==> flow/design.v <==
module fifo_sync #(
    parameter FW = 32,
    parameter DW = 32,
    parameter MD = 0,
    parameter SYNC_RD = 1,
    localparam WT_W = $clog2(FW)-1
) (
    input   wire logic          clk_i,
    input   wire logic          reset_i,
    input   wire logic          wr_en_i,
    input   wire logic [DW-1:0] wr_data_i,
    output  wire logic          full_o,
    input   wire logic          rd_i,
    output  logic      [DW-1:0] rd_data_o,
    output  wire logic          empty_o,
    output  logic               underflow_o,
    output  logic               overflow_o,
    input   wire logic [WT_W:0] threshold_i,
    output  wire logic          threshold_o
);
    reg [DW-1:0] fifo [0:FW-1];
    reg [$clog2(FW):0] read_ptr;
    reg [$clog2(FW):0] write_ptr;
    assign empty_o = (read_ptr == write_ptr);
    assign full_o = (write_ptr[$clog2(FW)] != read_ptr[$clog2(FW)]) & (read_ptr[$clog2(FW)-1:0] == write_ptr[$clog2(FW)-1:0]);
    always_ff @(posedge clk_i) begin
        if (reset_i) begin
            read_ptr <= 0;
            write_ptr <= 0;
        end
        if (~reset_i & wr_en_i & ~full_o) begin
            write_ptr <= write_ptr + 1;
        end
        if (~reset_i & rd_i & ~empty_o) begin
            read_ptr <= read_ptr + 1;
        end
    end
    always_ff @(posedge clk_i) begin
        if (~reset_i & wr_en_i & ~full_o) begin
            fifo[write_ptr[$clog2(FW)-1:0]] <= wr_data_i;
        end
        underflow_o <= empty_o & rd_i;
        overflow_o <= full_o & wr_en_i;
    end
    generate if (SYNC_RD) begin : __sfifo_if_synchronous_reads
        always_ff @(posedge clk_i) begin
            rd_data_o <= fifo[read_ptr[$clog2(FW)-1:0]];
        end
    end else begin : __sfifo_if_synchronous_reads
        assign rd_data_o = fifo[read_ptr[$clog2(FW)-1:0]];
    end endgenerate
    generate if (MD==0) begin : __sfifo_gen_lt
        assign threshold_o = (write_ptr[$clog2(FW)-1:0]-read_ptr[$clog2(FW)-1:0]) < threshold_i;
    end else if (MD==1) begin : __sfifo_gen_mt
        assign threshold_o = (write_ptr[$clog2(FW)-1:0]-read_ptr[$clog2(FW)-1:0]) > threshold_i;
    end else if (MD==3) begin : __sfifo_gen_le
        assign threshold_o = (write_ptr[$clog2(FW)-1:0]-read_ptr[$clog2(FW)-1:0]) <= threshold_i;
    end else if (MD==2) begin : __sfifo_gen_me
        assign threshold_o = (write_ptr[$clog2(FW)-1:0]-read_ptr[$clog2(FW)-1:0]) >= threshold_i;
    end endgenerate
endmodule
module tl_skdbf #(
    parameter DW   = 8,
    parameter SYNC = 0
) (
    input  wire logic          clk_i,
    input  wire logic          rst_i,
    input  wire logic          combinational_ready_i,
    output logic      [DW-1:0] cycle_data_o,
    output logic               cycle_vld_o,
    output logic               registered_ready_o,
    input  wire logic [DW-1:0] registered_data_i,
    input  wire logic          registered_vld_i
);
  reg [DW-1:0] held_data;
  reg held_vld;
  wire hold_data;
  assign hold_data = !combinational_ready_i & registered_ready_o & cycle_vld_o & registered_vld_i;
  assign registered_ready_o = !held_vld;
  always_ff @(posedge clk_i) begin
    if (rst_i) begin
      held_vld  <= '0;
      held_data <= '0;
    end else if (hold_data) begin
      held_data <= registered_data_i;
      held_vld  <= 1'b1;
    end else if (combinational_ready_i) begin
      held_vld <= '0;
    end
  end
  generate
    if (SYNC) begin : __skdbf_if_sync
      always_ff @(posedge clk_i) begin
        cycle_data_o <= held_vld ? held_data : registered_data_i;
        cycle_vld_o  <= rst_i ? 1'b0 : held_vld | registered_vld_i;
      end
    end else begin : __skdbf_if_async
      assign cycle_data_o = held_vld ? held_data : registered_data_i;
      assign cycle_vld_o  = held_vld | registered_vld_i;
    end
  endgenerate
endmodule
module uart_tx (
    input  wire        clock,
    input  wire        resetn,
    input  wire [15:0] bauddiv_i,      
    input  wire        tx_i,
    input  wire [ 7:0] tx_byte_i,
    output wire        tx_dequeue_o,
    output wire        tx_o,
    output wire        tx_busy_o
);
  reg start_q, byte_q, stop_q, cmpl_q, tx_q;
  reg [15:0] counter_q;
  reg [7:0] tx_byte_q;
  reg [2:0] byte_cnt_q;
  wire zero;
  assign zero = counter_q == 16'd0;
  assign tx_o = tx_q;
  assign tx_dequeue_o = cmpl_q;
  assign tx_busy_o = start_q | byte_q | stop_q | cmpl_q;
  always_ff @(posedge clock)
    if (!resetn || !(start_q || byte_q || stop_q) || zero || cmpl_q) counter_q <= bauddiv_i;
    else counter_q <= counter_q - 1'b1;
  always_ff @(posedge clock)
    if (!resetn || !(start_q | stop_q | byte_q | cmpl_q)) tx_q <= 1'b1;
    else if (cmpl_q) tx_q <= 1'b1;
    else if (stop_q) tx_q <= 1'b1;
    else if (byte_q) tx_q <= tx_byte_q[0];
    else if (start_q) tx_q <= 1'b0;
  always_ff @(posedge clock)
    if (!resetn || cmpl_q) start_q <= 1'b0;
    else if (!start_q) start_q <= tx_i;
  always_ff @(posedge clock)
    if (!resetn || cmpl_q) byte_q <= 1'b0;
    else if (!byte_q) byte_q <= start_q && zero;
  always_ff @(posedge clock)
    if (!resetn || cmpl_q) stop_q <= 1'b0;
    else if (!stop_q) stop_q <= byte_q && zero && (byte_cnt_q == 3'd7);
  always_ff @(posedge clock)
    if (!resetn || cmpl_q) byte_cnt_q <= 3'd0;
    else if (byte_q && zero) byte_cnt_q <= byte_cnt_q + 3'd1;
  always_ff @(posedge clock)
    if (!resetn || (tx_i && !start_q)) tx_byte_q <= tx_byte_i;
    else if (byte_q && zero) tx_byte_q <= {1'b0, tx_byte_q[7:1]};
  always_ff @(posedge clock)
    if (!resetn || cmpl_q) cmpl_q <= 1'b0;
    else if (!cmpl_q) cmpl_q <= stop_q && zero;
endmodule
module uart_rx (
    input  wire        clock,
    input  wire        resetn,
    input  wire [15:0] bauddiv_i,   
    input  wire        rx_i,
    output wire [ 7:0] rx_byte_o,
    output wire        rx_o,
    output wire        rx_busy_o
);
  (* ASYNC_REG = "TRUE" *) reg rx_q, rx_qq;
  reg sample_q, start_q, stop_q, hbit_q, cmpl_q;
  reg [15:0] counter_q;
  reg [ 7:0] rx_byte_q;
  reg [ 2:0] byte_cnt_q;
  wire rx, zero, sample_en, shift_en, last_shift;
  assign rx = !rx_qq;
  assign zero = counter_q == '0;
  assign sample_en = counter_q == {1'b0, bauddiv_i[15:1]};
  assign shift_en = zero && sample_q && start_q && !stop_q;
  assign last_shift = byte_cnt_q == 3'd7 && shift_en;
  assign rx_o = cmpl_q;
  assign rx_byte_o = rx_byte_q;
  assign rx_busy_o = sample_q | start_q | stop_q | hbit_q | cmpl_q;
  always_ff @(posedge clock)
    if (!resetn) rx_q <= 1'b1;
    else rx_q <= rx_i;
  always_ff @(posedge clock)
    if (!resetn) rx_qq <= 1'b1;
    else rx_qq <= rx_q;
  always_ff @(posedge clock)
    if ((!rx & !(sample_q | start_q)) || zero || !resetn || (sample_en & sample_q & rx & !start_q) || rx_o)
      counter_q <= bauddiv_i;
    else counter_q <= counter_q - 1'b1;
  always_ff @(posedge clock)
    if (rx_o || !resetn) sample_q <= 1'b0;
    else if (!sample_q) sample_q <= rx;
  always_ff @(posedge clock)
    if (rx_o || !resetn) start_q <= 1'b0;
    else if (!start_q) start_q <= sample_en & sample_q & rx;
  always_ff @(posedge clock)
    if (rx_o || !resetn) rx_byte_q <= 8'd0;
    else if (shift_en) rx_byte_q <= {rx_qq, rx_byte_q[7:1]};
  always_ff @(posedge clock)
    if (rx_o || !resetn) byte_cnt_q <= 3'd0;
    else if (shift_en) byte_cnt_q <= byte_cnt_q + 1'b1;
  always_ff @(posedge clock)
    if (rx_o || !resetn) stop_q <= 1'b0;
    else if (!stop_q) stop_q <= last_shift;
  always_ff @(posedge clock)
    if (rx_o || !resetn) hbit_q <= 1'b0;
    else if (stop_q && (counter_q == '0)) hbit_q <= 1'b1;
  always_ff @(posedge clock)
    if (rx_o || !resetn) cmpl_q <= 1'b0;
    else if (hbit_q && (counter_q == {1'b0, bauddiv_i[15:1]})) cmpl_q <= 1'b1;
endmodule
`default_nettype none
module TL_UART #(
    parameter [15:0] C_DEFAULT_BAUD_RATE = 16'd868,
    parameter C_DEFAULT_TX_ON = 1,
    parameter C_DEFAULT_RX_ON = 1,
    parameter C_TILELINK_ID_WIDTH = 1
) (
    input  wire                           uart_clock_i,
    input  wire                           uart_reset_i,
    input  wire [                    2:0] uart_a_opcode,
    input  wire [                    2:0] uart_a_param,
    input  wire [                    2:0] uart_a_size,
    input  wire [C_TILELINK_ID_WIDTH-1:0] uart_a_source,
    input  wire [                   11:0] uart_a_address,
    input  wire [                    3:0] uart_a_mask,
    input  wire [                   31:0] uart_a_data,
    input  wire                           uart_a_corrupt,
    input  wire                           uart_a_valid,
    output wire                           uart_a_ready,
    output wire [                    2:0] uart_d_opcode,
    output wire [                    1:0] uart_d_param,
    output wire [                    2:0] uart_d_size,
    output wire [C_TILELINK_ID_WIDTH-1:0] uart_d_source,
    output wire                           uart_d_denied,
    output wire [                   31:0] uart_d_data,
    output wire                           uart_d_corrupt,
    output wire                           uart_d_valid,
    input  wire                           uart_d_ready,
    input  wire                           UART_RX,
    output wire                           UART_TX,
    output wire                           UART_RX_IRQ,
    output wire                           UART_TX_IRQ
);
  localparam AW = 12;
  localparam IW = C_TILELINK_ID_WIDTH;
  wire          a_ready;
  wire          a_valid;
  wire [   2:0] a_opcode;
  /*verilator lint_off UNUSED*/
  wire [   2:0] a_param;
  /*verilator lint_on UNUSED*/
  wire [   2:0] a_size;
  wire [IW-1:0] a_source;
  wire [  11:0] a_address;
  wire [   3:0] a_mask;
  wire [  31:0] a_data;
  wire          a_corrupt;
  wire          d_ready;
  reg  [   2:0] d_opcode_q;
  reg  [   1:0] d_param_q;
  reg  [   2:0] d_size_q;
  reg  [IW-1:0] d_source_q;
  reg           d_denied_q;
  reg  [  15:0] d_data_q;
  reg           d_corrupt_q;
  reg           d_valid_q;
localparam [2:0] Get = 3'd4;
localparam [2:0] PutFullData = 3'd0;
localparam [2:0] PutPartialData = 3'd1;
localparam [2:0] ArithmeticData = 3'd2;
localparam [2:0] LogicalData = 3'd3;
localparam [2:0] AMOXOR = 3'd0;
localparam [2:0] AMOOR = 3'd1;
localparam [2:0] AMOAND = 3'd2;
localparam [2:0] AMOSWAP = 3'd3;
localparam [2:0] AMOMIN = 3'd0;
localparam [2:0] AMOMAX = 3'd1;
localparam [2:0] AMOMINU = 3'd2;
localparam [2:0] AMOMAXU = 3'd3;
localparam [2:0] AMOADD = 3'd4;
function automatic TL_isWriteTo(input [AW-1:0] address, input [AW-1:0] address_t);
  TL_isWriteTo = (address == address_t) && a_valid && (d_ready || !d_valid_q) && (a_opcode==PutFullData || a_opcode==PutPartialData || a_opcode==ArithmeticData || a_opcode==LogicalData);
endfunction
function automatic TL_isReadTo(input [AW-1:0] address, input [AW-1:0] address_t);
  TL_isReadTo = (address == address_t) && a_valid && (d_ready || !d_valid_q) && (a_opcode == Get || a_opcode==ArithmeticData || a_opcode==LogicalData);
endfunction
function automatic [2:0] TL_RetCode();
  TL_RetCode = (a_opcode == PutFullData || a_opcode == PutPartialData) ? 3'd0 : 3'd1;
endfunction
  assign d_ready = uart_d_ready;
  assign a_ready = d_ready || !d_valid_q;
  assign uart_d_opcode = d_opcode_q;
  assign uart_d_param = d_param_q;
  assign uart_d_size = d_size_q;
  assign uart_d_source = d_source_q;
  assign uart_d_denied = d_denied_q;
  assign uart_d_data = {16'd0, d_data_q};
  assign uart_d_corrupt = d_corrupt_q;
  assign uart_d_valid = d_valid_q;
  tl_skdbf #(
      .DW  (58 + IW),
      .SYNC(0)
  ) skdbf_inst (
      .clk_i(uart_clock_i),
      .rst_i(uart_reset_i),
      .combinational_ready_i(a_ready),
      .cycle_data_o({a_opcode, a_param, a_size, a_source, a_address, a_mask, a_data, a_corrupt}),
      .cycle_vld_o(a_valid),
      .registered_ready_o(uart_a_ready),
      .registered_data_i({
        uart_a_opcode,
        uart_a_param,
        uart_a_size,
        uart_a_source,
        uart_a_address,
        uart_a_mask,
        uart_a_data,
        uart_a_corrupt
      }),
      .registered_vld_i(uart_a_valid)
  );
  localparam [11:0] REG_UART_CTRL = 12'h000;  
  localparam [11:0] REG_UART_STATUS = 12'h004;   
  localparam [11:0] REG_UART_FIFOAX = 12'h008;   
  localparam [11:0] REG_UART_BAUDDIV = 12'h00C;   
  logic [15:0] UARTCTRL_q, UARTSTATS_q, FIFOAX_q, BAUDDIV_q, DATA_r;
  wire tx_dequeue, rx_enqueue, tx_full, tx_empty, rx_full, rx_empty, tx_underflow, tx_overflow, rx_underflow, rx_overflow, rx_threshold, tx_threshold, rx_busy, tx_busy;
  wire [7:0] rx_char, tx_char, rx_head;
  assign FIFOAX_q[7:0] = rx_empty ? 8'd0 : rx_head;
  reg
      RX_q,
      TX_q,
      RX_WATERMARK_IRQ_q,
      TX_WATERMARK_IRQ_q,
      RX_WATERMARK_IRQEN_q,
      TX_WATERMARK_IRQEN_q;
  reg [4:0] RX_WATERMARK_q, TX_WATERMARK_q;
  assign UARTCTRL_q = {
    2'd0, TX_WATERMARK_IRQEN_q, RX_WATERMARK_IRQEN_q, TX_WATERMARK_q, RX_WATERMARK_q, TX_q, RX_q
  };
  assign FIFOAX_q[15:8] = 8'd0;
  assign UARTSTATS_q = {
    8'd0,
    tx_busy,
    TX_WATERMARK_IRQ_q,
    tx_empty,
    tx_full,
    rx_busy,
    RX_WATERMARK_IRQ_q,
    rx_empty,
    rx_full
  };
  assign UART_RX_IRQ = RX_WATERMARK_IRQ_q;
  assign UART_TX_IRQ = TX_WATERMARK_IRQ_q;
  logic [15:0] w_val;
  assign w_val = a_data[15:0];
  always_ff @(posedge uart_clock_i)
    if (uart_reset_i) TX_q <= C_DEFAULT_TX_ON == 1 ? 1'b1 : 1'b0;
    else if (TL_isWriteTo(a_address, REG_UART_CTRL)) TX_q <= w_val[1];
  always_ff @(posedge uart_clock_i)
    if (uart_reset_i) RX_q <= C_DEFAULT_RX_ON == 1 ? 1'b1 : 1'b0;
    else if (TL_isWriteTo(a_address, REG_UART_CTRL)) RX_q <= w_val[0];
  always_ff @(posedge uart_clock_i)
    if (uart_reset_i) RX_WATERMARK_q <= 5'd0;
    else if (TL_isWriteTo(a_address, REG_UART_CTRL)) RX_WATERMARK_q <= w_val[6:2];
  always_ff @(posedge uart_clock_i)
    if (uart_reset_i) TX_WATERMARK_q <= 5'd0;
    else if (TL_isWriteTo(a_address, REG_UART_CTRL)) TX_WATERMARK_q <= w_val[11:7];
  always_ff @(posedge uart_clock_i)
    if (uart_reset_i) RX_WATERMARK_IRQEN_q <= 1'b0;
    else if (TL_isWriteTo(a_address, REG_UART_CTRL)) RX_WATERMARK_IRQEN_q <= w_val[12];
  always_ff @(posedge uart_clock_i)
    if (uart_reset_i) TX_WATERMARK_IRQEN_q <= 1'b0;
    else if (TL_isWriteTo(a_address, REG_UART_CTRL)) TX_WATERMARK_IRQEN_q <= w_val[13];
  always_ff @(posedge uart_clock_i)
    if (uart_reset_i) RX_WATERMARK_IRQ_q <= 1'b0;
    else if (TL_isWriteTo(a_address, REG_UART_STATUS)) RX_WATERMARK_IRQ_q <= w_val[2];
    else if (RX_WATERMARK_IRQEN_q & rx_threshold & !RX_WATERMARK_IRQ_q) RX_WATERMARK_IRQ_q <= 1'b1;
    else if (!RX_WATERMARK_IRQEN_q) RX_WATERMARK_IRQ_q <= 1'b0;
  always_ff @(posedge uart_clock_i)
    if (uart_reset_i) TX_WATERMARK_IRQ_q <= 1'b0;
    else if (TL_isWriteTo(a_address, REG_UART_STATUS)) TX_WATERMARK_IRQ_q <= w_val[6];
    else if (TX_WATERMARK_IRQEN_q & tx_threshold) TX_WATERMARK_IRQ_q <= 1'b1;
    else if (!TX_WATERMARK_IRQEN_q) TX_WATERMARK_IRQ_q <= 1'b0;
  always_ff @(posedge uart_clock_i)
    if (uart_reset_i) BAUDDIV_q <= C_DEFAULT_BAUD_RATE;
    else if (TL_isWriteTo(a_address, REG_UART_BAUDDIV)) BAUDDIV_q <= w_val[15:0];
  always_comb
    if (TL_isReadTo(a_address, REG_UART_CTRL)) DATA_r = UARTCTRL_q;
    else if (TL_isReadTo(a_address, REG_UART_STATUS)) DATA_r = UARTSTATS_q;
    else if (TL_isReadTo(a_address, REG_UART_FIFOAX)) DATA_r = FIFOAX_q;
    else if (TL_isReadTo(a_address, REG_UART_BAUDDIV)) DATA_r = BAUDDIV_q;
    else DATA_r = 16'd0;
  always_ff @(posedge uart_clock_i)
    if (uart_reset_i) begin
      d_valid_q <= 1'b0;
    end else if (a_valid && (d_ready || !d_valid_q)) begin
      d_valid_q <= 1'b1;
      d_opcode_q <= TL_RetCode();
      d_param_q <= '0;
      d_size_q <= a_size;
      d_source_q <= a_source;
      d_denied_q <= 1'b0;
      d_data_q <= DATA_r;
      d_corrupt_q <= 1'b0;
    end else if (d_ready) begin
      d_valid_q <= 1'b0;
    end
  fifo_sync #(
      .FW(32),
      .DW(8),
      .MD(1),
      .SYNC_RD(0)
  ) rx_fifo_inst (
      .clk_i(uart_clock_i),
      .reset_i(uart_reset_i),
      .wr_en_i(UARTCTRL_q[0] & rx_enqueue),
      .wr_data_i(rx_char),
      .full_o(rx_full),
      .rd_i(TL_isReadTo(a_address, REG_UART_FIFOAX)),
      .rd_data_o(rx_head),
      .empty_o(rx_empty),
      .underflow_o(rx_underflow),
      .overflow_o(rx_overflow),
      .threshold_i(UARTCTRL_q[6:2]),
      .threshold_o(rx_threshold)
  );
  fifo_sync #(
      .FW(32),
      .DW(8),
      .MD(1),
      .SYNC_RD(0)
  ) tx_fifo_inst (
      .clk_i(uart_clock_i),
      .reset_i(uart_reset_i),
      .wr_en_i(TL_isWriteTo(a_address, REG_UART_FIFOAX)),
      .wr_data_i(a_data[7:0]),
      .full_o(tx_full),
      .rd_i(tx_dequeue),
      .rd_data_o(tx_char),
      .empty_o(tx_empty),
      .underflow_o(tx_underflow),
      .overflow_o(tx_overflow),
      .threshold_i(UARTCTRL_q[11:7]),
      .threshold_o(tx_threshold)
  );
  uart_rx uart_reciever (
      .clock(uart_clock_i),
      .resetn(!uart_reset_i),
      .bauddiv_i(BAUDDIV_q),
      .rx_i(UART_RX),
      .rx_byte_o(rx_char),
      .rx_o(rx_enqueue),
      .rx_busy_o(rx_busy)
  );
  uart_tx uart_trasmitter (
      .clock(uart_clock_i),
      .resetn(!uart_reset_i),
      .bauddiv_i(BAUDDIV_q),
      .tx_i(UARTCTRL_q[1] & !tx_empty),
      .tx_byte_i(tx_char),
      .tx_dequeue_o(tx_dequeue),
      .tx_o(UART_TX),
      .tx_busy_o(tx_busy)
  );
  /*verilator lint_off UNUSED*/
  wire unused;
  assign unused = (|a_data[31:16]) | tx_underflow | rx_underflow | tx_overflow | rx_overflow | (|a_mask) | a_corrupt;
  /*verilator lint_on UNUSED*/
endmodule
== Reports on TL_UART ==
Tool output for the design above, in the order of the flow.
Lines are those of the file above, counted from 1.
Cell names lack the library's common part.
The mark - stands for no value.
Design
  design top: TL_UART
  clock port: uart_clock_i
  library: sky130hd
  timing corner: tt_025C_1v80

== Word level ==
Counts by Yosys on the flattened word-level netlist (proc, flatten, opt, wreduce; memories kept). Print and check cells are left out. Cells with the same type and inputs are merged into one.
Memory sizes are those after Yosys's memory passes, which may raise the word count (mostly to a power of two), join words into wider ones and drop unused or constant bits.
Bit counts
  flip-flop bits (word level): 206
  bits in writable memories: 512
  clocked read ports x word width: 16
  memories: 2
Cells by class
  add/sub/neg operators: 10
  order comparisons: 2
  equal/unequal tests: 18
  multiplexer cells: 43
  bitwise logic cells: 39
  reduce/logical cells: 74
Memories
  rx_fifo_inst.fifo: words 32, width 8, rd ports 1, wr ports 1, line 21  | reg [DW-1:0] fifo [0:FW-1];
  tx_fifo_inst.fifo: words 32, width 8, rd ports 1, wr ports 1, line 21
Operators with widths (number)
  2-to-1 mux 59 bit: 1
  2-to-1 mux 14 bit: 4
  2-to-1 mux 8 bit: 5
  subtractor 16 x 1 -> 16 bit (second input constant): 2
  zero test 16 bit: 2
  2-to-1 mux 16 bit: 2
  2-to-1 mux 6 bit: 5
  logical AND 1 bit: 28
  equality test 12 x 4 -> 1 bit (second input constant): 2
  adder 6 x 1 -> 6 bit (second input constant): 4
  AND 1 bit: 22
  2-to-1 mux 1 bit: 22
  2-to-1 mux 5 bit: 4
  logical OR 1 bit: 19
  equality test 16 x 15 -> 1 bit: 1
  nonzero test 2 bit: 8
  zero test 1 bit: 12
  equality test 12 x 3 -> 1 bit (second input constant): 1
  zero test 12 bit: 1
  equality test 6 bit: 2
  OR 1 bit: 11
  subtractor 5 bit: 2
  greater-than comparator 5 bit: 2
  equality test 5 bit: 2
  equality test 3 bit (second input constant): 3
  NOT 1 bit: 6
  adder 3 x 1 -> 3 bit (second input constant): 2
  inequality test 3 x 1 -> 1 bit (second input constant): 2
Other operator kinds: 7; their cells: 9.

== Logic depth ==
Yosys ltp: most cells in a row. Word level: on the elaborated netlist, between registers, memories and ports. Mapped: between sequential cells and ports; inverters and the memories' decode and read muxes count.
Depth
  word-level depth: 9
  ABC_AREA: 0
  gate-level depth with buffers: 13
  mapped depth without buffers: 13

== Netlist ==
Yosys stat after the flow's synthesis: flattened, memories mapped to cells. It holds for the ABC_AREA given above (unset counts as 0); a run with the other value may have another netlist.
The area totals of this step are shown rounded.
Cells by type
  edfxtp_1: number 565, area in all 1.7E+04 um^2
  mux4_2: number 147, area in all 3.31E+03 um^2
  dfxtp_1: number 137, area in all 2742.63 um^2
  nor2_1: number 171, area in all 641.866 um^2
  nand2_1: number 148, area in all 555.533 um^2
  mux2i_1: number 51, area in all 510.49 um^2
  ha_1: number 34, area in all 425.408 um^2
  a21oi_1: number 80, area in all 400.384 um^2
  xnor2_1: number 43, area in all 376.611 um^2
  mux2_2: number 26, area in all 292.781 um^2
  xor2_1: number 31, area in all 271.51 um^2
  buf_4: number 31, area in all 232.723 um^2
  clkbuf_1: number 43, area in all 161.405 um^2
  inv_1: number 36, area in all 135.13 um^2
  nor2b_1: number 19, area in all 118.864 um^2
  buf_2: number 22, area in all 110.106 um^2
  nor3_1: number 22, area in all 110.106 um^2
  a22o_1: number 11, area in all 96.342 um^2
Not listed: further types 51, cells in them 211.
Synthesis totals
  mapped cells: 1828
  chip area (Yosys): 29090 um^2
  sequential area: 19710 um^2
  flip-flop cells: 702
  buffer cells: 107
The figures by module come from a second, unflattened synthesis with its own total; it is not the netlist above.
Unflattened totals
  cell total of the unflattened synthesis: 1966
  area (unflattened synthesis): 31300 um^2
Rows give one instance, submodules left out.
By module
  fifo_sync: instances 2, cells 528, area 11050 um^2, seq. area 8188 um^2
  tl_skdbf: instances 1, cells 327, area 3381 um^2, seq. area 1201 um^2
  TL_UART: instances 1, cells 275, area 2664 um^2, seq. area 1291 um^2
  uart_rx: instances 1, cells 170, area 1748 um^2, seq. area 680.7 um^2
  uart_tx: instances 1, cells 138, area 1398 um^2, seq. area 720.7 um^2

== Worst setup path after synthesis ==
Source: OpenSTA report_checks on the synthesized netlist (no wires, ideal clock, input and output delay 20% of the period each), path of least setup slack; recovery checks are left aside. Register names are those of the netlist, which keeps one name where synthesis merged equal registers.
Timing path after synthesis
  path type: input port to flip-flop
  start point: input uart_reset_i
  end point: register d_data_q[0]
  period: 8.0 ns
  external input delay: 1.600 ns
  library setup time: 0.426 ns
  arrival: 3.511 ns
  data required time: 7.574 ns
  setup slack: 4.063 ns
  path delay: 2.337 ns
  driving pins on the path: 3
  path buffers: 2
  synthesis period reached: 3.937 ns
"path delay" = arrival - input delay + setup time.
"driving pins on the path": output pins that drive a net of the path, with the launching flip-flop's if there is one; two outputs of one cell count as two.
"synthesis period reached" = period - worst setup slack (recovery checks aside). The figure is calculated, with input and output delays left at 20% of the set period.
Between the ends stands the longest chain of elaborated cells between them, by number of cells; it is not shown to be the way that was timed. Of several equally long chains one is given.
Each line given opens the expression or statement behind the cell; cells for indexed reads and writes are added by Yosys, which also makes memories of some case tables.
Between the ends, after synthesis
  path through: clkbuf_1 -> clkbuf_1 -> nor3_1
  cells in the longest elaborated chain: 2
  elaborated cells on any way between the ends: 2
  classes of those cells: logic: 1; reduce/logical: 1
Ends and longest elaborated chain, after synthesis
  from (decl): line 213  | input  wire                           uart_reset_i,
  NOT 1 bit
  AND reduction 2 bit
  to (assign): line 398  | d_data_q <= DATA_r;
  to (decl): line 258  | reg  [  15:0] d_data_q;

== Timing after layout ==
From the final timing report of entry A: the path of least setup slack in the routed layout; clock arrival at registers is part of the times.
Timing path post-layout
  path type: input port to flip-flop
  start point: input uart_a_address[7]
  end point: memory tx_fifo_inst.fifo[25][6]
  period: 7.15 ns
  external input delay: 1.43 ns
  library setup time: 0.37 ns
  arrival: 4.77 ns
  data required time: 7.40 ns
  setup slack: 2.63 ns
  driving pins on the path: 7
  path buffers: 1
Between the ends stands the longest chain of elaborated cells between them, by number of cells; it is not shown to be the way that was timed. Of several equally long chains one is given.
Only ways into the end's enable, where the timed path ends, are counted here.
Between the ends, post-layout
  path through: clkdlybuf4s50_1 -> nor4_1 -> nand4_1 -> a221oi_4 -> and2_1 -> nand2_1 -> nor2_1
  cells in the longest elaborated chain: 8
  elaborated cells on any way between the ends: 9
  classes of those cells: eq/ne: 1; mux: 3; logic: 2; reduce/logical: 3
Ends and longest elaborated chain, post-layout
  from (decl): line 218  | input  wire [                   11:0] uart_a_address,
  2-to-1 mux 59 bit: line 98  | assign cycle_data_o = held_vld ? held_data : registered_data_i;
  equality test 12 x 4 -> 1 bit: line 276  | TL_isWriteTo = (address == address_t) && a_valid && (d_ready || !d_valid_q) && (a_opcode==PutFullData || a_opc ...
  logical AND 1 bit (3 in a row): line 276
  AND 1 bit (2 in a row): line 39  | if (~reset_i & wr_en_i & ~full_o) begin
  2-to-1 mux 5 bit: line 39
  to (decl): line 21  | reg [DW-1:0] fifo [0:FW-1];

FLOW RESULTS
============

Module TL_UART, platform sky130hd: 3 stored runs of the flow (Yosys, OpenROAD) with differing settings, in no particular order. Input and output delays are each 20% of the period that was set; the output load is 0.01 pF.
"time of the worst setup path": the worst setup path's part of the clock period (all of it between registers, 20% less for each end at a port) less its slack. A launch clock that arrives late makes it longer, a capture clock that arrives late makes it shorter.
"total power after layout" rests on the timing tool's default activity at the inputs, not on a simulated workload.
Results are given in rounded form.

==> entry A: settings <==
{ "CAP_MARGIN": 20, "CORE_UTILIZATION": 45, "HOLD_SLACK_MARGIN": -0.06, "MAX_ROUTING_LAYER": "met5", "MIN_ROUTING_LAYER": "met2", "PLACE_DENSITY_LB_ADDON": 0.11, "SETUP_SLACK_MARGIN": -0.56, "SLEW_MARGIN": 5, "TNS_END_PERCENT": 80, "period_ns": 7.15, "CORE_MARGIN": 2 }
==> entry A: results <==
total power after layout: 8.660 mW
standard-cell area after layout: 33020 um^2
summed negative setup slack: 0.000 ns
utilization of the finished layout: 0.514
netlist area reported by Yosys: 29090 um^2
area inside the die boundary: 66700 um^2
worst setup slack after layout: 2.628 ns
time of the worst setup path: 3.09 ns
worst setup path kind: input port to flip-flop

==> entry B: settings <==
{ "ABC_AREA": 0, "CAP_MARGIN": 15, "CORE_MARGIN": 10, "CORE_UTILIZATION": 56, "CTS_CLUSTER_SIZE": 89, "GPL_TIMING_DRIVEN": 1, "PLACE_DENSITY_LB_ADDON": 0.19, "period_ns": 4.04, "SLEW_MARGIN": 20 }
==> entry B: results <==
total power after layout: 15.03 mW
standard-cell area after layout: 33180 um^2
summed negative setup slack: 0.000 ns
utilization of the finished layout: 0.645
netlist area reported by Yosys: 29090 um^2
area inside the die boundary: 61460 um^2
worst setup slack after layout: 0.623 ns
time of the worst setup path: 3.42 ns
worst setup path kind: flip-flop to flip-flop

==> entry C: settings <==
{ "CAP_MARGIN": 25, "CELL_PAD_IN_SITES_GLOBAL_PLACEMENT": 1, "CORE_ASPECT_RATIO": 0.93, "CORE_UTILIZATION": 60, "CTS_CLUSTER_DIAMETER": 191, "CTS_CLUSTER_SIZE": 88, "GPL_TIMING_DRIVEN": 0, "HOLD_SLACK_MARGIN": 0.17, "MAX_ROUTING_LAYER": "met4", "MIN_ROUTING_LAYER": "met2", "PLACE_DENSITY_LB_ADDON": 0.06, "TNS_END_PERCENT": 65, "period_ns": 5.15, "CORE_MARGIN": 2, "SLEW_MARGIN": 20 }
==> entry C: results <==
total power after layout: 8.696 mW
standard-cell area after layout: 31030 um^2
summed negative setup slack: 0.000 ns
utilization of the finished layout: 0.651
netlist area reported by Yosys: 29090 um^2
area inside the die boundary: 50260 um^2
worst setup slack after layout: 0.927 ns
time of the worst setup path: 4.22 ns
worst setup path kind: flip-flop to flip-flop
